==> flow/design.v <==
module signal_generator(input clk25,
       input rst,
       output hsyncOut,
       output vsyncOut,
       output [9:0] xposOut,
       output [9:0] yposOut);
reg
[9:0] xpos;
reg
[9:0] ypos;
wire
endline = (xpos == 799);
always
@(posedge clk25) begin
 if (rst || endline)
   xpos <= 0;
 else
   xpos <= xpos + 1;
end
always
@(posedge clk25) begin
 if (rst)
  ypos <= 0;
 else if (endline) begin
  if (ypos == 520)
   ypos <= 0;
  else
   ypos <= ypos + 1; 
 end
end
reg
hsync, vsync;
always
@(posedge clk25) begin
 if (rst) begin
 hsync <= 1'b1;
 vsync <= 1'b1;
 end else begin
 hsync <= ~(xpos > 664 && xpos
<= 759);   
 vsync <= ~(ypos == 490 || ypos ==
491);    
 end
end
assign
hsyncOut = hsync;
assign
vsyncOut = vsync;
assign
xposOut = xpos;
assign
yposOut = ypos;
endmodule
module game(input clk25,
    input rst,
    input [9:0] xpos,
    input [9:0] ypos,
    input rota,
    input rotb,
    input de,
    output red,
    output green,
    output blue);
reg [8:0] paddlePosition;
reg [27:0] counter;
always @(posedge clk25)
begin
 if (rst) begin
  counter <= 0;
  paddlePosition <= 160;
 end
 else begin
  counter <= counter + 1;
  if (counter == 250_000)
    begin
      counter <= 0;
if(rota || rotb)
begin
 if(rota) begin
  if(paddlePosition < 520)         
   paddlePosition <= paddlePosition + 3 ; 
 end
 else if(rotb) begin
  if(paddlePosition >= 0)         
   paddlePosition <= paddlePosition - 3;  
 end
end
end
 end
end
reg [9:0] ballX;
reg [8:0] ballY;
reg ballXpos, ballYpos;
reg Xbounce, Ybounce;
wire endOfFrame = (xpos == 0 && ypos == 480);
integer b; 
always @(posedge clk25) begin
 if (rst) begin
  ballX <= 0;
  ballY <= 0;
 end
 else if (endOfFrame) begin  
  if (ballX == 0 && ballY == 0) begin   
  ballX <= 25;
  ballY <= 280;  
  end
  else begin
   if (ballXpos ^ Xbounce) 
    ballX <= ballX + b;  
   else 
    ballX <= ballX - b;  
   if (ballYpos ^ Ybounce) 
    ballY <= ballY + b;   
   else
    ballY <= ballY - b;   
  end
 end 
end
reg [5:0] missTimer; 
reg brick_alive1;
reg brick_alive2;
reg brick_alive3;
reg brick_alive4;
reg brick_alive5;
reg brick_alive6;
reg brick_alive7;
reg brick_alive8;
reg brick_alive9; 
reg brick_alive10;
reg brick_alive11;
reg brick_alive12;
reg brick_alive13;
reg brick_alive14;
reg brick_alive15;
reg brick_alive16;
reg brick_alive17;
reg brick_alive18;
reg brick_alive19;
reg brick_alive20;
reg brick_alive21;
reg brick_alive22;
reg brick_alive23;
reg brick_alive24;
reg brick_alive25;
reg brick_alive26;
reg brick_alive27;
reg brick_alive28;
reg brick_alive29;
reg brick_alive30;
reg brick_alive31;
reg brick_alive32;
reg brick_alive33;
reg brick_alive34;
reg brick_alive35;
reg brick_alive36;
reg brick_alive37;
reg brick_alive38;  
reg brick_alive39;
reg brick_alive40;
reg brick_alive41;
reg brick_alive42;
reg brick_alive43;
reg brick_alive44;
reg brick_alive45; 
reg brick_alive46;
reg brick_alive47;
reg brick_alive48;
reg brick_alive49;
reg brick_alive50;
reg brick_alive51;
reg brick_alive52;
reg brick_alive53;
reg brick_alive54;
reg brick_alive55;
reg brick_alive56;
reg brick_alive57;
reg brick_alive58;
reg brick_alive59;
reg brick_alive60;
reg brick_alive61;
reg brick_alive62;
reg brick_alive63;
reg brick_alive64;
reg brick_alive65;
reg brick_alive66;
reg brick_alive67;
reg brick_alive68;
reg brick_alive69;
reg brick_alive70;
reg brick_alive71;
reg brick_alive72;
reg brick_alive73;
reg brick_alive74;
reg brick_alive75;
reg brick_alive76;
reg brick_alive77;
reg brick_alive78;
reg brick_alive79;
reg brick_alive80;
reg brick_alive81;
reg brick_alive82;
reg brick_alive83;
reg brick_alive84;
reg brick_alive85;
reg brick_alive86;
reg brick_alive87;
reg brick_alive88;
reg brick_alive89;
reg brick_alive90;
reg brick_alive91;
reg brick_alive92;
reg brick_alive93;
reg brick_alive94;
reg brick_alive95;
reg brick_alive96;
wire area = (xpos < 640 && ypos < 480);
wire top = (area && ypos <= 10);
wire bottom = (area && ypos >= 476);
wire left = (area && xpos <= 3);
wire right = (area && xpos >= 637);
wire border = (area && (left || right || top ));
wire brick1 = ((area && xpos >= 13 && xpos <=55 && ypos<=50 && ypos>=30)&& brick_alive1);
wire brick2 = ((area && xpos >= 65 && xpos <=107 && ypos<=50 && ypos>=30)&& brick_alive2);
wire brick3 = ((area && xpos >= 117 && xpos <=159 && ypos<=50 && ypos>=30)&& brick_alive3);
wire brick4 = ((area && xpos >= 169 && xpos <=211 && ypos<=50 && ypos>=30)&& brick_alive4);
wire brick5 = ((area && xpos >= 221 && xpos <=263 && ypos<=50 && ypos>=30)&& brick_alive5);
wire brick6 = ((area && xpos >= 273 && xpos <=315 && ypos<=50 && ypos>=30)&& brick_alive6);
wire brick7 = ((area && xpos >= 325 && xpos <=367 && ypos<=50 && ypos>=30)&& brick_alive7);
wire brick8 = ((area && xpos >= 377 && xpos <=419 && ypos<=50 && ypos>=30)&& brick_alive8);
wire brick9 = ((area && xpos >= 429 && xpos <=471 && ypos<=50 && ypos>=30)&& brick_alive9);
wire brick10 = ((area && xpos >= 481 && xpos <=523 && ypos<=50 && ypos>=30)&& brick_alive10);
wire brick11 = ((area && xpos >= 533 && xpos <=575 && ypos<=50 && ypos>=30)&& brick_alive11);
wire brick12 = ((area && xpos >= 585 && xpos <=627 && ypos<=50 && ypos>=30)&& brick_alive12);
wire brick13 = ((area && xpos >= 13 && xpos <=55 && ypos<=80 && ypos>=60)&& brick_alive13);
wire brick14 = ((area && xpos >= 65 && xpos <=107 && ypos<=80 && ypos>=60)&& brick_alive14);
wire brick15 = ((area && xpos >= 117 && xpos <=159 && ypos<=80 && ypos>=60)&& brick_alive15);
wire brick16 = ((area && xpos >= 169 && xpos <=211 && ypos<=80 && ypos>=60)&& brick_alive16);
wire brick17 = ((area && xpos >= 221 && xpos <=263 && ypos<=80 && ypos>=60)&& brick_alive17);
wire brick18 = ((area && xpos >= 273 && xpos <=315 && ypos<=80 && ypos>=60)&& brick_alive18);
wire brick19 = ((area && xpos >= 325 && xpos <=367 && ypos<=80 && ypos>=60)&& brick_alive19);
wire brick20 = ((area && xpos >= 377 && xpos <=419 && ypos<=80 && ypos>=60)&& brick_alive20);
wire brick21 = ((area && xpos >= 429 && xpos <=471 && ypos<=80 && ypos>=60)&& brick_alive21);
wire brick22 = ((area && xpos >= 481 && xpos <=523 && ypos<=80 && ypos>=60)&& brick_alive22);
wire brick23 = ((area && xpos >= 533 && xpos <=575 && ypos<=80 && ypos>=60)&& brick_alive23);
wire brick24 = ((area && xpos >= 585 && xpos <=627 && ypos<=80 && ypos>=60)&& brick_alive24);
wire brick25 = ((area && xpos >= 13 && xpos <=55 && ypos<=110 && ypos>=90)&& brick_alive25);
wire brick26 = ((area && xpos >= 65 && xpos <=107 && ypos<=110 && ypos>=90)&& brick_alive26);
wire brick27 = ((area && xpos >= 117 && xpos <=159 && ypos<=110 && ypos>=90)&& brick_alive27);
wire brick28 = ((area && xpos >= 169 && xpos <=211 && ypos<=110 && ypos>=90)&& brick_alive28);
wire brick29 = ((area && xpos >= 221 && xpos <=263 && ypos<=110 && ypos>=90)&& brick_alive29);
wire brick30 = ((area && xpos >= 273 && xpos <=315 && ypos<=110 && ypos>=90)&& brick_alive30);
wire brick31 = ((area && xpos >= 325 && xpos <=367 && ypos<=110 && ypos>=90)&& brick_alive31);
wire brick32 = ((area && xpos >= 377 && xpos <=419 && ypos<=110 && ypos>=90)&& brick_alive32);
wire brick33 = ((area && xpos >= 429 && xpos <=471 && ypos<=110 && ypos>=90)&& brick_alive33);
wire brick34 = ((area && xpos >= 481 && xpos <=523 && ypos<=110 && ypos>=90)&& brick_alive34);
wire brick35 = ((area && xpos >= 533 && xpos <=575 && ypos<=110 && ypos>=90)&& brick_alive35);
wire brick36 = ((area && xpos >= 585 && xpos <=627 && ypos<=110 && ypos>=90)&& brick_alive36);
wire brick37 = ((area && xpos >= 13 && xpos <=55 && ypos<=140 && ypos>=120)&& brick_alive37);
wire brick38 = ((area && xpos >= 65 && xpos <=107 && ypos<=140 && ypos>=120)&& brick_alive38);
wire brick39 = ((area && xpos >= 117 && xpos <=159 && ypos<=140 && ypos>=120)&& brick_alive39);
wire brick40 = ((area && xpos >= 169 && xpos <=211 && ypos<=140 && ypos>=120)&& brick_alive40);
wire brick41 = ((area && xpos >= 221 && xpos <=263 && ypos<=140 && ypos>=120)&& brick_alive41);
wire brick42 = ((area && xpos >= 273 && xpos <=315 && ypos<=140 && ypos>=120)&& brick_alive42);
wire brick43 = ((area && xpos >= 325 && xpos <=367 && ypos<=140 && ypos>=120)&& brick_alive43);
wire brick44 = ((area && xpos >= 377 && xpos <=419 && ypos<=140 && ypos>=120)&& brick_alive44);
wire brick45 = ((area && xpos >= 429 && xpos <=471 && ypos<=140 && ypos>=120)&& brick_alive45);
wire brick46 = ((area && xpos >= 481 && xpos <=523 && ypos<=140 && ypos>=120)&& brick_alive46);
wire brick47 = ((area && xpos >= 533 && xpos <=575 && ypos<=140 && ypos>=120)&& brick_alive47);
wire brick48 = ((area && xpos >= 585 && xpos <=627 && ypos<=140 && ypos>=120)&& brick_alive48);
wire brick49 = ((area && xpos >= 13 && xpos <=55 && ypos<=170 && ypos>=150)&& brick_alive49);
wire brick50 = ((area && xpos >= 65 && xpos <=107 && ypos<=170 && ypos>=150)&& brick_alive50);
wire brick51 = ((area && xpos >= 117 && xpos <=159 && ypos<=170 && ypos>=150)&& brick_alive51);
wire brick52 = ((area && xpos >= 169 && xpos <=211 && ypos<=170 && ypos>=150)&& brick_alive52);
wire brick53 = ((area && xpos >= 221 && xpos <=263 && ypos<=170 && ypos>=150)&& brick_alive53);
wire brick54 = ((area && xpos >= 273 && xpos <=315 && ypos<=170 && ypos>=150)&& brick_alive54);
wire brick55 = ((area && xpos >= 325 && xpos <=367 && ypos<=170 && ypos>=150)&& brick_alive55);
wire brick56 = ((area && xpos >= 377 && xpos <=419 && ypos<=170 && ypos>=150)&& brick_alive56);
wire brick57 = ((area && xpos >= 429 && xpos <=471 && ypos<=170 && ypos>=150)&& brick_alive57);
wire brick58 = ((area && xpos >= 481 && xpos <=523 && ypos<=170 && ypos>=150)&& brick_alive58);
wire brick59 = ((area && xpos >= 533 && xpos <=575 && ypos<=170 && ypos>=150)&& brick_alive59);
wire brick60 = ((area && xpos >= 585 && xpos <=627 && ypos<=170 && ypos>=150)&& brick_alive60);
wire brick61 = ((area && xpos >= 13 && xpos <=55 && ypos<=200 && ypos>=180)&& brick_alive61);
wire brick62 = ((area && xpos >= 65 && xpos <=107 && ypos<=200 && ypos>=180)&& brick_alive62);
wire brick63 = ((area && xpos >= 117 && xpos <=159 && ypos<=200 && ypos>=180)&& brick_alive63);
wire brick64 = ((area && xpos >= 169 && xpos <=211 && ypos<=200 && ypos>=180)&& brick_alive64);
wire brick65 = ((area && xpos >= 221 && xpos <=263 && ypos<=200 && ypos>=180)&& brick_alive65);
wire brick66 = ((area && xpos >= 273 && xpos <=315 && ypos<=200 && ypos>=180)&& brick_alive66);
wire brick67 = ((area && xpos >= 325 && xpos <=367 && ypos<=200 && ypos>=180)&& brick_alive67);
wire brick68 = ((area && xpos >= 377 && xpos <=419 && ypos<=200 && ypos>=180)&& brick_alive68);
wire brick69 = ((area && xpos >= 429 && xpos <=471 && ypos<=200 && ypos>=180)&& brick_alive69);
wire brick70 = ((area && xpos >= 481 && xpos <=523 && ypos<=200 && ypos>=180)&& brick_alive70);
wire brick71 = ((area && xpos >= 533 && xpos <=575 && ypos<=200 && ypos>=180)&& brick_alive71);
wire brick72 = ((area && xpos >= 585 && xpos <=627 && ypos<=200 && ypos>=180)&& brick_alive72);
wire brick73 = ((area && xpos >= 13 && xpos <=55 && ypos<=230 && ypos>=210)&& brick_alive73);
wire brick74 = ((area && xpos >= 65 && xpos <=107 && ypos<=230 && ypos>=210)&& brick_alive74);
wire brick75 = ((area && xpos >= 117 && xpos <=159 && ypos<=230 && ypos>=210)&& brick_alive75);
wire brick76 = ((area && xpos >= 169 && xpos <=211 && ypos<=230 && ypos>=210)&& brick_alive76);
wire brick77 = ((area && xpos >= 221 && xpos <=263 && ypos<=230 && ypos>=210)&& brick_alive77);
wire brick78 = ((area && xpos >= 273 && xpos <=315 && ypos<=230 && ypos>=210)&& brick_alive78);
wire brick79 = ((area && xpos >= 325 && xpos <=367 && ypos<=230 && ypos>=210)&& brick_alive79);
wire brick80 = ((area && xpos >= 377 && xpos <=419 && ypos<=230 && ypos>=210)&& brick_alive80);
wire brick81 = ((area && xpos >= 429 && xpos <=471 && ypos<=230 && ypos>=210)&& brick_alive81);
wire brick82 = ((area && xpos >= 481 && xpos <=523 && ypos<=230 && ypos>=210)&& brick_alive82);
wire brick83 = ((area && xpos >= 533 && xpos <=575 && ypos<=230 && ypos>=210)&& brick_alive83);
wire brick84 = ((area && xpos >= 585 && xpos <=627 && ypos<=230 && ypos>=210)&& brick_alive84);
wire brick85 = ((area && xpos >= 13 && xpos <=55 && ypos<=260 && ypos>=240)&& brick_alive85);
wire brick86 = ((area && xpos >= 65 && xpos <=107 && ypos<=260 && ypos>=240)&& brick_alive86);
wire brick87 = ((area && xpos >= 117 && xpos <=159 && ypos<=260 && ypos>=240)&& brick_alive87);
wire brick88 = ((area && xpos >= 169 && xpos <=211 && ypos<=260 && ypos>=240)&& brick_alive88);
wire brick89 = ((area && xpos >= 221 && xpos <=263 && ypos<=260 && ypos>=240)&& brick_alive89);
wire brick90 = ((area && xpos >= 273 && xpos <=315 && ypos<=260 && ypos>=240)&& brick_alive90);
wire brick91 = ((area && xpos >= 325 && xpos <=367 && ypos<=260 && ypos>=240)&& brick_alive91);
wire brick92 = ((area && xpos >= 377 && xpos <=419 && ypos<=260 && ypos>=240)&& brick_alive92);
wire brick93 = ((area && xpos >= 429 && xpos <=471 && ypos<=260 && ypos>=240)&& brick_alive93);
wire brick94 = ((area && xpos >= 481 && xpos <=523 && ypos<=260 && ypos>=240)&& brick_alive94);
wire brick95 = ((area && xpos >= 533 && xpos <=575 && ypos<=260 && ypos>=240)&& brick_alive95);
wire brick96 = ((area && xpos >= 585 && xpos <=627 && ypos<=260 && ypos>=240)&& brick_alive96);
integer a;
wire paddle = (xpos >= paddlePosition+4 && xpos <= paddlePosition+80+a && ypos >= 440 && ypos <= 447); 
wire ball = (xpos >= ballX && xpos <= ballX+5 && ypos >= ballY && ypos <= ballY+5); 
wire background = (area && !(border || paddle || ball));
wire missed = area && missTimer != 0;
assign red   = { missed || border || paddle || ball || brick1 || brick2 || brick3 || brick4 || brick5 || brick6 || brick7 || brick8 
                                                 || brick9 || brick10 || brick11 || brick12 || brick13 || brick14 || brick15 || brick16 
                 || brick17 || brick18 || brick19 || brick20 || brick21 || brick22 || brick23 || brick24 
                 || brick73 || brick74 || brick75 || brick76 || brick77 || brick78 || brick79 || brick80 
                 || brick81 || brick82 || brick83 || brick84 || brick85 || brick86 || brick87 || brick88 
                 || brick89 || brick90 || brick91 || brick92 || brick93 || brick94 || brick95 || brick96};
assign green = {  missed ||  border || paddle ||ball || brick25 || brick26 || brick27 || brick28 || brick29 || brick32
                 || brick33 || brick34 || brick35 || brick36 || brick37 || brick38 || brick39 || brick40 
                 || brick41 || brick42 || brick43 || brick44 || brick45 || brick46 || brick47 || brick48 
                 || brick49 || brick50 || brick51 || brick52 || brick53 || brick54 || brick55 || brick56 
                 || brick57 || brick58 || brick59 || brick60 || brick61 || brick62 || brick63 || brick64 
                 || brick65 || brick66 || brick67 || brick68 || brick69 || brick70 || brick71 || brick72 
                 || brick73 || brick74 || brick75 || brick76 || brick77 || brick78 || brick79 || brick80 
                 || brick81 || brick82 || brick83 || brick84 || brick85 || brick86 || brick87 || brick88 
                 || brick89 || brick90 || brick91 || brick92 || brick93 || brick94 || brick95 || brick96 };
assign blue  = {  missed ||  border || paddle || ball || brick25 || brick26 || brick27 || brick28 || brick29 || brick30 || brick31 || brick32 
                 || brick33 || brick34 || brick35 || brick36 || brick37 || brick38 || brick39 || brick40 
               || brick41 || brick42 || brick43 || brick44 || brick45 || brick46 || brick47 || brick48};
always @(posedge clk25) begin
 if (rst) begin
  Xbounce <= 0;
  Ybounce <= 0;
  ballXpos <= 1;
  ballYpos <= 1;
  missTimer <= 0;
a=4;
b=3;
brick_alive1=1;
brick_alive2=1;
brick_alive3=1;
brick_alive4=1;
brick_alive5=1;
brick_alive6=1;
brick_alive7=1;
brick_alive8=1;
brick_alive9=1;
brick_alive10=1;
brick_alive11=1;
brick_alive12=1;
brick_alive13=1;
brick_alive14=1;
brick_alive15=1;
brick_alive16=1;
brick_alive17=1;
brick_alive18=1;
brick_alive19=1;
brick_alive20=1;
brick_alive21=1;
brick_alive22=1;
brick_alive23=1;
brick_alive24=1;
brick_alive25=1;
brick_alive26=1;
brick_alive27=1;
brick_alive28=1;
brick_alive29=1;
brick_alive30=1;
brick_alive31=1;
brick_alive32=1;
brick_alive33=1;
brick_alive34=1;
brick_alive35=1;
brick_alive36=1;
brick_alive37=1;
brick_alive38=1;
brick_alive39=1;
brick_alive40=1;
brick_alive41=1;
brick_alive42=1;
brick_alive43=1;
brick_alive44=1;
brick_alive45=1;
brick_alive46=1;
brick_alive47=1;
brick_alive48=1;
brick_alive49=1;
brick_alive50=1;
brick_alive51=1;
brick_alive52=1;
brick_alive53=1;
brick_alive54=1;
brick_alive55=1;
brick_alive56=1;
brick_alive57=1;
brick_alive58=1;
brick_alive59=1;
brick_alive60=1;
brick_alive61=1;
brick_alive62=1;
brick_alive63=1;
brick_alive64=1;
brick_alive65=1;
brick_alive66=1;
brick_alive67=1;
brick_alive68=1;
brick_alive69=1;
brick_alive70=1;
brick_alive71=1;
brick_alive72=1;
brick_alive73=1;
brick_alive74=1;
brick_alive75=1;
brick_alive76=1;
brick_alive77=1;
brick_alive78=1;
brick_alive79=1;
brick_alive80=1;
brick_alive81=1;
brick_alive82=1;
brick_alive83=1;
brick_alive84=1;
brick_alive85=1;
brick_alive86=1;
brick_alive87=1;
brick_alive88=1;
brick_alive89=1;
brick_alive90=1;
brick_alive91=1;
brick_alive92=1;
brick_alive93=1;
brick_alive94=1;
brick_alive95=1;
brick_alive96=1;
 end
 else if (!endOfFrame) begin
  if (ball && (left || right))
   Xbounce <= 1;
  if (ball && (top || bottom || (paddle && ballYpos)))
   Ybounce <= 1;
  if (ball && bottom)
   missTimer <= 60; 
   if (de==1'b1) begin
a=4;
b=3;
brick_alive1=1;
brick_alive2=1;
brick_alive3=1;
brick_alive4=1;
brick_alive5=1;
brick_alive6=1;
brick_alive7=1;
brick_alive8=1;
brick_alive9=1; 
brick_alive10=1;
brick_alive11=1;
brick_alive12=1;
brick_alive13=1;
brick_alive14=1;
brick_alive15=1;
brick_alive16=1;
brick_alive17=1;
brick_alive18=1;
brick_alive19=1;
brick_alive20=1;
brick_alive21=1;
brick_alive22=1;
brick_alive23=1;
brick_alive24=1;
brick_alive25=1;
brick_alive26=1;
brick_alive27=1;
brick_alive28=1;
brick_alive29=1;
brick_alive30=1;
brick_alive31=1;
brick_alive32=1;
brick_alive33=1;
brick_alive34=1;
brick_alive35=1;
brick_alive36=1;
brick_alive37=1;
brick_alive38=1;  
brick_alive39=1;
brick_alive40=1;
brick_alive41=1;
brick_alive42=1;
brick_alive43=1;
brick_alive44=1;
brick_alive45=1; 
brick_alive46=1;
brick_alive47=1;
brick_alive48=1;
brick_alive49=1;
brick_alive50=1;
brick_alive51=1;
brick_alive52=1;
brick_alive53=1;
brick_alive54=1;
brick_alive55=1;
brick_alive56=1;
brick_alive57=1;
brick_alive58=1;
brick_alive59=1;
brick_alive60=1;
brick_alive61=1;
brick_alive62=1;
brick_alive63=1;
brick_alive64=1;
brick_alive65=1;
brick_alive66=1;
brick_alive67=1;
brick_alive68=1;
brick_alive69=1;
brick_alive70=1;
brick_alive71=1;
brick_alive72=1;
brick_alive73=1;
brick_alive74=1;
brick_alive75=1;
brick_alive76=1;
brick_alive77=1;
brick_alive78=1;
brick_alive79=1;
brick_alive80=1;
brick_alive81=1;
brick_alive82=1;
brick_alive83=1;
brick_alive84=1;
brick_alive85=1;
brick_alive86=1;
brick_alive87=1;
brick_alive88=1;
brick_alive89=1;
brick_alive90=1;
brick_alive91=1;
brick_alive92=1;
brick_alive93=1;
brick_alive94=1;
brick_alive95=1;
brick_alive96=1;
   end
     if (ball && (area && xpos >= 13 && xpos <=55 && ypos<=50 && ypos>=30)) 
     brick_alive1 = 0;
     if (ball && (area && xpos >= 65 && xpos <=107 && ypos<=50 && ypos>=30)) 
     brick_alive2=0;
     if (ball&& (area && xpos >= 117 && xpos <=159 && ypos<=50 && ypos>=30))
     brick_alive3=0;
     if ( ball && (area && xpos >= 169 && xpos <=211 && ypos<=50 && ypos>=30)) 
    brick_alive4=0;
     if ( ball && (area && xpos >= 221 && xpos <=263 && ypos<=50 && ypos>=30)) 
    brick_alive5=0;
     if ( ball&& (area && xpos >= 273 && xpos <=315 && ypos<=50 && ypos>=30)) 
    brick_alive6=0;
     if (ball&& (area && xpos >= 325 && xpos <=367 && ypos<=50 && ypos>=30)) begin
    brick_alive7=0;
    end
     if ( ball&& (area && xpos >= 377 && xpos <=419 && ypos<=50 && ypos>=30)) begin
    brick_alive8=0;
    end
     if ( ball&& (area && xpos >= 429 && xpos <=471 && ypos<=50 && ypos>=30)) begin
    brick_alive9=0;
    end
     if ( ball && (area && xpos >= 481 && xpos <=523 && ypos<=50 && ypos>=30)) begin
    brick_alive10=0;
    end
     if ( ball && (area && xpos >= 533 && xpos <=575 && ypos<=50 && ypos>=30)) begin
    brick_alive11=0;
    end
     if ( ball && (area && xpos >= 585 && xpos <=627 && ypos<=50 && ypos>=30)) begin
    brick_alive12=0;
    end
     if (ball && (area && xpos >= 13 && xpos <=55 && ypos<=80 && ypos>=60))begin
     brick_alive13 = 0;
    end
     if (ball && (area && xpos >= 65 && xpos <=107 && ypos<=80 && ypos>=60)) begin
     brick_alive14=0;
    end
     if (ball&& (area && xpos >= 117 && xpos <=159 && ypos<=80 && ypos>=60))begin
     brick_alive15=0;
    end
     if ( ball && (area && xpos >= 169 && xpos <=211 && ypos<=80 && ypos>=60)) begin
    brick_alive16=0;
    end
     if ( ball && (area && xpos >= 221 && xpos <=263 && ypos<=80 && ypos>=60)) begin
    brick_alive17=0;
    end
     if ( ball&& (area && xpos >= 273 && xpos <=315 && ypos<=80 && ypos>=60)) begin
    brick_alive18=0;
    end
     if (ball&& (area && xpos >= 325 && xpos <=367 && ypos<=80 && ypos>=60)) begin
    brick_alive19=0;
    end
     if ( ball&& (area && xpos >= 377 && xpos <=419 && ypos<=80 && ypos>=60)) begin
    brick_alive20=0;
    end
     if ( ball&& (area && xpos >= 429 && xpos <=471 && ypos<=80 && ypos>=60)) begin
    brick_alive21=0;
    end
     if ( ball && (area && xpos >= 481 && xpos <=523 && ypos<=80 && ypos>=60)) begin
    brick_alive22=0;
    end
     if ( ball && (area && xpos >= 533 && xpos <=575 && ypos<=80 && ypos>=60)) begin
    brick_alive23=0;
    end
     if ( ball && (area && xpos >= 585 && xpos <=627 && ypos<=80 && ypos>=60)) begin
    brick_alive24=0;
    end
     if (ball && (area && xpos >= 13 && xpos <=55 && ypos<=110 && ypos>=90)) begin
     brick_alive25 = 0;
    end
     if (ball && (area && xpos >= 65 && xpos <=107 && ypos<=110 && ypos>=90)) begin
     brick_alive26=0;
    end
     if (ball&& (area && xpos >= 117 && xpos <=159 && ypos<=110 && ypos>=90))begin
     brick_alive27=0;
    end
     if ( ball && (area && xpos >= 169 && xpos <=211 && ypos<=110 && ypos>=90)) begin
    brick_alive28=0;
    end
     if ( ball && (area && xpos >= 221 && xpos <=263 && ypos<=110 && ypos>=90)) begin
    brick_alive29=0;
    end
     if ( ball&& (area && xpos >= 273 && xpos <=315 && ypos<=110 && ypos>=90)) begin
    brick_alive30=0;
    a=40;
    end
     if (ball&& (area && xpos >= 325 && xpos <=367 && ypos<=110 && ypos>=90)) begin
    brick_alive31=0;
    b=5;
    end
     if ( ball&& (area && xpos >= 377 && xpos <=419 && ypos<=110 && ypos>=90)) begin
    brick_alive32=0;
    end
     if ( ball&& (area && xpos >= 429 && xpos <=471 && ypos<=110 && ypos>=90)) begin
    brick_alive33=0;
    end
     if ( ball && (area && xpos >= 481 && xpos <=523 && ypos<=110 && ypos>=90)) begin
    brick_alive34=0;
    end
     if ( ball && (area && xpos >= 533 && xpos <=575 && ypos<=110 && ypos>=90)) begin
    brick_alive35=0;
    end
     if ( ball && (area && xpos >= 585 && xpos <=627 && ypos<=110 && ypos>=90)) begin
    brick_alive36=0;
    end
     if (ball && (area && xpos >= 13 && xpos <=55 && ypos<=140 && ypos>=120))begin
     brick_alive37 = 0;
    end
     if (ball && (area && xpos >= 65 && xpos <=107 && ypos<=140 && ypos>=120)) begin
     brick_alive38=0;
    end
     if (ball&& (area && xpos >= 117 && xpos <=159 && ypos<=140 && ypos>=120))begin
     brick_alive39=0;
    end
     if ( ball && (area && xpos >= 169 && xpos <=211 && ypos<=140 && ypos>=120)) begin
    brick_alive40=0;
    end
     if ( ball && (area && xpos >= 221 && xpos <=263 && ypos<=140 && ypos>=120)) begin
    brick_alive41=0;
    end
     if ( ball&& (area && xpos >= 273 && xpos <=315 && ypos<=140 && ypos>=120)) begin
    brick_alive42=0;
    end
     if (ball&& (area && xpos >= 325 && xpos <=367 && ypos<=140 && ypos>=120)) begin
    brick_alive43=0;
    end
     if ( ball&& (area && xpos >= 377 && xpos <=419 && ypos<=140 && ypos>=120)) begin
    brick_alive44=0;
    end
     if ( ball&& (area && xpos >= 429 && xpos <=471 && ypos<=140 && ypos>=120)) begin
    brick_alive45=0;
    end
     if ( ball && (area && xpos >= 481 && xpos <=523 && ypos<=140 && ypos>=120)) begin
    brick_alive46=0;
    end
     if ( ball && (area && xpos >= 533 && xpos <=575 && ypos<=140 && ypos>=120)) begin
    brick_alive47=0;
    end
     if ( ball && (area && xpos >= 585 && xpos <=627 && ypos<=140 && ypos>=120)) begin
    brick_alive48=0;
    end
     if (ball && (area && xpos >= 13 && xpos <=55 && ypos<=170 && ypos>=150)) begin
     brick_alive49 = 0;
    end
     if (ball && (area && xpos >= 65 && xpos <=107 && ypos<=170 && ypos>=150)) begin
     brick_alive50=0;
    end
     if (ball&& (area && xpos >= 117 && xpos <=159 && ypos<=170 && ypos>=150))begin
     brick_alive51=0;
    end
     if ( ball && (area && xpos >= 169 && xpos <=211 && ypos<=170 && ypos>=150)) begin
    brick_alive52=0;
    end
     if ( ball && (area && xpos >= 221 && xpos <=263 && ypos<=170 && ypos>=150)) begin
    brick_alive53=0;
    end
     if ( ball&& (area && xpos >= 273 && xpos <=315 && ypos<=170 && ypos>=150)) begin
    brick_alive54=0;
    end
     if (ball&& (area && xpos >= 325 && xpos <=367 && ypos<=170 && ypos>=150)) begin
    brick_alive55=0;
    end
     if ( ball&& (area && xpos >= 377 && xpos <=419 && ypos<=170 && ypos>=150)) begin
    brick_alive56=0;
    end
     if ( ball&& (area && xpos >= 429 && xpos <=471 && ypos<=170 && ypos>=150)) begin
    brick_alive57=0;
    end
     if ( ball && (area && xpos >= 481 && xpos <=523 && ypos<=170 && ypos>=150)) begin
    brick_alive58=0;
    end
     if ( ball && (area && xpos >= 533 && xpos <=575 && ypos<=170 && ypos>=150)) begin
    brick_alive59=0;
    end
     if ( ball && (area && xpos >= 585 && xpos <=627 && ypos<=170 && ypos>=150)) begin
    brick_alive60=0;
    end
     if (ball && (area && xpos >= 13 && xpos <=55 && ypos<=200 && ypos>=180)) begin
     brick_alive61 = 0;
    end
     if (ball && (area && xpos >= 65 && xpos <=107 && ypos<=200 && ypos>=180)) begin
     brick_alive62=0;
    end
     if (ball&& (area && xpos >= 117 && xpos <=159 && ypos<=200 && ypos>=180))begin
     brick_alive63=0;
    end
     if ( ball && (area && xpos >= 169 && xpos <=211 && ypos<=200 && ypos>=180)) begin
    brick_alive64=0;
    end
     if ( ball && (area && xpos >= 221 && xpos <=263 && ypos<=200 && ypos>=180)) begin
    brick_alive65=0;
    end
     if ( ball&& (area && xpos >= 273 && xpos <=315 && ypos<=200 && ypos>=180)) begin
    brick_alive66=0;
    end
     if (ball&& (area && xpos >= 325 && xpos <=367 && ypos<=200 && ypos>=180)) begin
    brick_alive67=0;
    end
     if ( ball&& (area && xpos >= 377 && xpos <=419 && ypos<=200 && ypos>=180)) begin
    brick_alive68=0;
    end
     if ( ball&& (area && xpos >= 429 && xpos <=471 && ypos<=200 && ypos>=180)) begin
    brick_alive69=0;   
    end
     if ( ball && (area && xpos >= 481 && xpos <=523 && ypos<=200 && ypos>=180)) begin
    brick_alive70=0;
    end
     if ( ball && (area && xpos >= 533 && xpos <=575 && ypos<=200 && ypos>=180)) begin
    brick_alive71=0;
    end
     if ( ball && (area && xpos >= 585 && xpos <=627 && ypos<=200 && ypos>=180)) begin
    brick_alive72=0;
    end
     if (ball && (area && xpos >= 13 && xpos <=55 && ypos<=230 && ypos>=210)) begin
     brick_alive73 =0;
    end
     if (ball && (area && xpos >= 65 && xpos <=107 && ypos<=230 && ypos>=210)) begin
     brick_alive74=0;
    end
     if (ball&& (area && xpos >= 117 && xpos <=159 && ypos<=230 && ypos>=210))begin
     brick_alive75=0;
    end
     if ( ball && (area && xpos >= 169 && xpos <=211 && ypos<=230 && ypos>=210)) begin
    brick_alive76=0;
    end
     if ( ball && (area && xpos >= 221 && xpos <=263 && ypos<=230 && ypos>=210)) begin
    brick_alive77=0;
    end
     if ( ball&& (area && xpos >= 273 && xpos <=315 && ypos<=230 && ypos>=210)) begin
    brick_alive78=0;
    end
     if (ball&& (area && xpos >= 325 && xpos <=367 && ypos<=230 && ypos>=210)) begin
    brick_alive79=0;
    end
     if ( ball&& (area && xpos >= 377 && xpos <=419 && ypos<=230 && ypos>=210)) begin
    brick_alive80=0;
    end
     if ( ball&& (area && xpos >= 429 && xpos <=471 && ypos<=230 && ypos>=210)) begin
    brick_alive81=0;
    end
     if ( ball && (area && xpos >= 481 && xpos <=523 && ypos<=230 && ypos>=210)) begin
    brick_alive82=0;
    end
     if ( ball && (area && xpos >= 533 && xpos <=575 && ypos<=230 && ypos>=210)) begin
    brick_alive83=0;
    end
     if ( ball && (area && xpos >= 585 && xpos <=627 && ypos<=230 && ypos>=210)) begin
    brick_alive84=0;
    end
     if (ball && (area && xpos >= 13 && xpos <=55 && ypos<=260 && ypos>=240)) begin
     brick_alive85 = 0;
    end
     if (ball && (area && xpos >= 65 && xpos <=107 && ypos<=260 && ypos>=240)) begin
     brick_alive86=0;
    end
     if (ball&& (area && xpos >= 117 && xpos <=159 && ypos<=260 && ypos>=240))begin
     brick_alive87=0;
    end
     if ( ball && (area && xpos >= 169 && xpos <=211 && ypos<=260 && ypos>=240)) begin
    brick_alive88=0;
    end
     if ( ball && (area && xpos >= 221 && xpos <=263 && ypos<=260 && ypos>=240)) begin
    brick_alive89=0;
    end
     if ( ball&& (area && xpos >= 273 && xpos <=315 && ypos<=260 && ypos>=240)) begin
    brick_alive90=0;
    end
     if (ball&& (area && xpos >= 325 && xpos <=367 && ypos<=260 && ypos>=240)) begin
    brick_alive91=0;
    end
     if ( ball&& (area && xpos >= 377 && xpos <=419 && ypos<=260 && ypos>=240)) begin
    brick_alive92=0;
    end
     if ( ball&& (area && xpos >= 429 && xpos <=471 && ypos<=260 && ypos>=240)) begin
    brick_alive93=0;
    end
     if ( ball && (area && xpos >= 481 && xpos <=523 && ypos<=260 && ypos>=240)) begin
    brick_alive94=0;
    end
     if ( ball && (area && xpos >= 533 && xpos <=575 && ypos<=260 && ypos>=240)) begin
    brick_alive95=0;
    end
     if ( ball && (area && xpos >= 585 && xpos <=627 && ypos<=260 && ypos>=240)) begin
    brick_alive96=0;
    end    
 end
  else begin
  if (ballX == 0 && ballY == 0) begin 
   ballXpos <= 1;
   ballYpos <= 1;
   Xbounce <= 0;
   Ybounce <= 0;
  end 
  else begin
   if (Xbounce)
    ballXpos <= ~ballXpos;
   if (Ybounce)
    ballYpos <= ~ballYpos;   
   Xbounce <= 0;  
   Ybounce <= 0;  
   if (missTimer != 0)
    missTimer <= missTimer - 1;
  end
 end
end  
endmodule
module breakout(
    input  clk,
    input  rst,
    input  rota,
    input  rotb,
    input  de,
    output red,
    output green,
    output blue,
    output hsync,
    output vsync
    );
wire [9:0] xpos;
wire [9:0] ypos;
signal_generator signal_generator_inst(clk, rst, hsync, vsync, xpos, ypos);
game game_inst(clk, rst, xpos, ypos, ~rota, ~rotb, ~de, red, green, blue);
endmodule
* Tool chain data of breakout
What the tools print for breakout, step after step. Line numbers count from 1 in the design file above. Cell names lack the library's common part. Not given: -
Set-up: top breakout, clock port clk, cell library sky130hd, corner tt_025C_1v80

* Elaborated design
Yosys after proc, flatten, opt, wreduce and memory -nomap, before mapping. Memory bits, and registers merged into a memory's read port (data or address), are not among the register bits. Print and check cells are not counted. Equal cells are merged and count once.
Operators by class: $add $sub $neg 15, $lt $le $gt $ge 58, equality and inequality tests 106, multiplexer cells 118, bitwise operators 9, reduce/logical cells 685
Operators by type and width (number):
- 1-bit logical AND | 428
- 2-bit AND reduction | 98
- 2-bit by 1-bit != test with 1-bit output (second input constant) | 97
- 1-bit logical OR | 147
- 1-bit two-way mux | 101
- 10-bit by 32-bit less-or-equal comparator with 1-bit output | 3
- 10-bit by 9-bit greater-or-equal comparator with 1-bit output (second input constant) | 7
- 10-bit by 9-bit less-or-equal comparator with 1-bit output (second input constant) | 7
- 32-bit two-way mux | 2
- 10-bit by 8-bit greater-or-equal comparator with 1-bit output (second input constant) | 6
- 10-bit by 8-bit less-or-equal comparator with 1-bit output (second input constant) | 6
- 9-bit two-way mux | 6
- 10-bit two-way mux | 5
- 10-bit less-or-equal comparator (second input constant) | 4
- 10-bit by 7-bit greater-or-equal comparator with 1-bit output (second input constant) | 4
- 10-bit by 32-bit greater-or-equal comparator with 1-bit output | 1
- 32-bit adder | 1
- 10-bit greater-or-equal comparator (second input constant) | 3
- 10-bit by 7-bit less-or-equal comparator with 1-bit output (second input constant) | 3
- 10-bit by 9-bit equality test with 1-bit output (second input constant) | 3
- 28-bit by 1-bit adder with 28-bit output (second input constant) | 1
- 28-bit by 18-bit equality test with 1-bit output (second input constant) | 1
- 6-bit two-way mux | 4
- 10-bit by 1-bit adder with 10-bit output (second input constant) | 2
- 10-bit equality test (second input constant) | 2
- 10-bit by 6-bit less-or-equal comparator with 1-bit output (second input constant) | 2
- 10-bit zero test | 2
- 9-bit by 3-bit adder with 10-bit output (second input constant) | 2
Not listed: further kinds 30, cells in them 43.
Bit counts: bits in registers 226, output and inout bits 5, word-level cells 1102

* Logic depth
Yosys ltp: most cells in a row. Word level: on the elaborated netlist, between registers, memories and ports. Mapped: between sequential cells and ports; inverters and the memories' decode and read muxes count.
Logic depth: depth after elaboration 79, ABC_AREA 0, gate-level depth with buffers 18, gate-level depth less buffers 18

* Mapped cells and area
Yosys stat after the flow's synthesis: flattened, memories mapped to cells. It holds for the ABC_AREA given above (unset counts as 0); a run with the other value may have another netlist.
Mapped netlist: cell count 1324, synthesis area 11061.9 µm², flip-flops 186, buffer cells 62
Cell types (number):
- dfxtp_1 | 186
- ha_1 | 99
- nor2_1 | 154
- a21oi_1 | 112
- o22a_1 | 47
- xnor2_1 | 47
- xor2_1 | 46
- nand2_1 | 103
- o21ai_0 | 61
- inv_1 | 57
- clkbuf_1 | 51
- nand3_1 | 35
- a222oi_1 | 15
- nand4_1 | 23
- a31oi_1 | 21
- and3_1 | 20
- nor3_1 | 25
- a22oi_1 | 14
Not listed: further types 59, cells in them 208. By module: a second synthesis without flattening, with its own total; a netlist apart from the flattened one above.
Unflattened totals: cells (unflattened synthesis) 1365, area (unflattened synthesis) 11151.9 µm²
Each row is one instance without its submodules.
Modules:
- game | times used 1, cells 1242, area 10085.9 µm², sequential area 3283.1 µm²
- signal_generator | times used 1, cells 120, area 1054.8 µm², sequential area 440.4 µm²
- breakout | times used 1, cells 3, area 11.3 µm², sequential area 0.0 µm²

* Worst setup path after synthesis
OpenSTA on the mapped netlist: ideal clock, no wires. The path of least setup slack (recovery checks aside). Input and output delay are each 20% of the period. Register names are those of the netlist, which keeps one name where synthesis merged equal registers.
Timing after synthesis: path kind register to output, start register game_inst.paddlePosition[2], end output blue, period 40.0 ns, external output delay 8.000 ns, arrival 3.240 ns, required time 32.000 ns, slack 28.760 ns, path delay 3.240 ns, stages 19, path buffers 0, period reached after synthesis 11.24 ns
"path delay" = arrival - input delay + setup time. A path that ends at an output port has no setup time. "stages" counts driving pins, that of a launching flip-flop among them; a cell with two outputs on the path counts twice. "period reached after synthesis" is the clock period less the worst setup slack; recovery checks do not enter. This is arithmetic on one report: input and output delays are still those of the set period (20% each). Between the ends stands the longest chain of elaborated cells between them, by number of cells; it is not shown to be the way that was timed. Of several equally long chains one is given. Each line given opens the expression or statement behind the cell; cells for indexed reads and writes are added by Yosys, which also makes memories of some case tables. A register here has more assigning lines than the two given.
Between the ends, after synthesis: path through dfxtp_1 ha_1 inv_1 fa_1 nor2_1 a21oi_1 nor2b_1 o21ai_0 o21ai_0 a21oi_1 xor2_1 ha_1 nand4_1 a21oi_1 a21oi_1 o211a_1 nor4_1 nor4b_1 o21ai_0, cells in the longest elaborated chain 32, elaborated cells between the ends (all ways) 34
RTL lines, path after synthesis:
- start, declared | line 64 | reg [8:0] paddlePosition;
- start, assigned | line 81 | paddlePosition <= paddlePosition + 3 ;
- start, assigned | line 85 | paddlePosition <= paddlePosition - 3;
- 9-bit by 7-bit adder with 10-bit output | line 319 | wire paddle = (xpos >= paddlePosition+4 && xpos <= paddlePosition+80+a && ypos >= 440 && ypos <= 447);
- 32-bit adder | line 319
- 10-bit by 32-bit less-or-equal comparator with 1-bit output | line 319
- 1-bit logical AND (3 in a row) | line 319
- 1-bit logical OR (26 in a row) | line 338 | assign blue  = {  missed ||  border || paddle || ball || brick25 || brick26 || brick27 || brick28 || brick29 | ...
- end, declared | line 867 | output blue,

* Worst path after layout
From the final timing report of record 1: the path of least setup slack in the routed layout; clock arrival at registers is part of the times.
Timing after layout: path kind register to output, start register game_inst.paddlePosition[2], end output blue, period 21.5 ns, external output delay 4.30 ns, arrival 5.46 ns, required time 17.20 ns, slack 11.74 ns, stages 20, path buffers 1
Between the ends stands the longest chain of elaborated cells between them, by number of cells; it is not shown to be the way that was timed. Of several equally long chains one is given. A register here has more assigning lines than the two given.
Between the ends, after layout: path through dfxtp_1 ha_1 inv_1 fa_1 nor2_1 a21oi_1 nor2b_1 o21ai_0 o21ai_0 a21oi_1 xor2_1 ha_1 nand4_1 a21oi_1 a21oi_1 o211a_1 nor4_1 nor4b_1 o21ai_0 clkdlybuf4s50_1, cells in the longest elaborated chain 32, elaborated cells between the ends (all ways) 34
RTL lines, path after layout:
- start, declared | line 64 | reg [8:0] paddlePosition;
- start, assigned | line 81 | paddlePosition <= paddlePosition + 3 ;
- start, assigned | line 85 | paddlePosition <= paddlePosition - 3;
- 9-bit by 7-bit adder with 10-bit output | line 319 | wire paddle = (xpos >= paddlePosition+4 && xpos <= paddlePosition+80+a && ypos >= 440 && ypos <= 447);
- 32-bit adder | line 319
- 10-bit by 32-bit less-or-equal comparator with 1-bit output | line 319
- 1-bit logical AND (3 in a row) | line 319
- 1-bit logical OR (26 in a row) | line 338 | assign blue  = {  missed ||  border || paddle || ball || brick25 || brick26 || brick27 || brick28 || brick29 | ...
- end, declared | line 867 | output blue,

Hand-over note for breakout

Record of 4 stored runs of the RTL-to-layout flow on breakout, platform sky130hd. The runs are unordered. Constraints: input delay and output delay 20% of the set period each, output load 0.01 pF.
"power": no workload was simulated; the value follows from the tool's default switching activity.
[record 1] settings: CAP_MARGIN=20, CELL_PAD_IN_SITES_DETAIL_PLACEMENT=2, CORE_UTILIZATION=16, CTS_CLUSTER_SIZE=38, GPL_TIMING_DRIVEN=1, HOLD_SLACK_MARGIN=0.16, MAX_ROUTING_LAYER=met5, PLACE_DENSITY=0.4, SETUP_SLACK_MARGIN=4.49, period_ns=21.5, CORE_MARGIN=2, SLEW_MARGIN=20
[record 1] result: chip area after synthesis (Yosys) 11061.9 µm², die area 71257.0 µm², standard-cell area of the final layout 12808.5 µm², utilization 18.7 %, worst setup slack after layout 11.738 ns, power 725.1 uW
[record 2] settings: CORE_UTILIZATION=38, period_ns=13.3, CAP_MARGIN=20, CORE_MARGIN=2, SLEW_MARGIN=20
[record 2] result: chip area after synthesis (Yosys) 11061.9 µm², die area 30490.4 µm², standard-cell area of the final layout 12137.9 µm², utilization 42.3 %, worst setup slack after layout 5.589 ns, power 1148 uW
[record 3] settings: ABC_AREA=1, CELL_PAD_IN_SITES_DETAIL_PLACEMENT=2, CELL_PAD_IN_SITES_GLOBAL_PLACEMENT=1, CORE_MARGIN=5, CTS_CLUSTER_SIZE=37, GPL_TIMING_DRIVEN=0, HOLD_SLACK_MARGIN=0.28, MIN_ROUTING_LAYER=met2, SLEW_MARGIN=25, TNS_END_PERCENT=70, period_ns=13.4, CAP_MARGIN=20, CORE_UTILIZATION=40
[record 3] result: chip area after synthesis (Yosys) 12475.7 µm², die area 34821.4 µm², standard-cell area of the final layout 13670.6 µm², utilization 44.6 %, worst setup slack after layout 5.988 ns, power 1210 uW
[record 4] settings: ABC_AREA=1, CELL_PAD_IN_SITES_DETAIL_PLACEMENT=2, CELL_PAD_IN_SITES_GLOBAL_PLACEMENT=1, CORE_MARGIN=5, CTS_CLUSTER_SIZE=37, GPL_TIMING_DRIVEN=1, HOLD_SLACK_MARGIN=-0.1, MIN_ROUTING_LAYER=met2, SLEW_MARGIN=25, TNS_END_PERCENT=70, period_ns=18.4, CAP_MARGIN=20, CORE_UTILIZATION=40
[record 4] result: chip area after synthesis (Yosys) 12475.7 µm², die area 34821.4 µm², standard-cell area of the final layout 13419.1 µm², utilization 43.8 %, worst setup slack after layout 10.454 ns, power 873.4 uW

End of note.
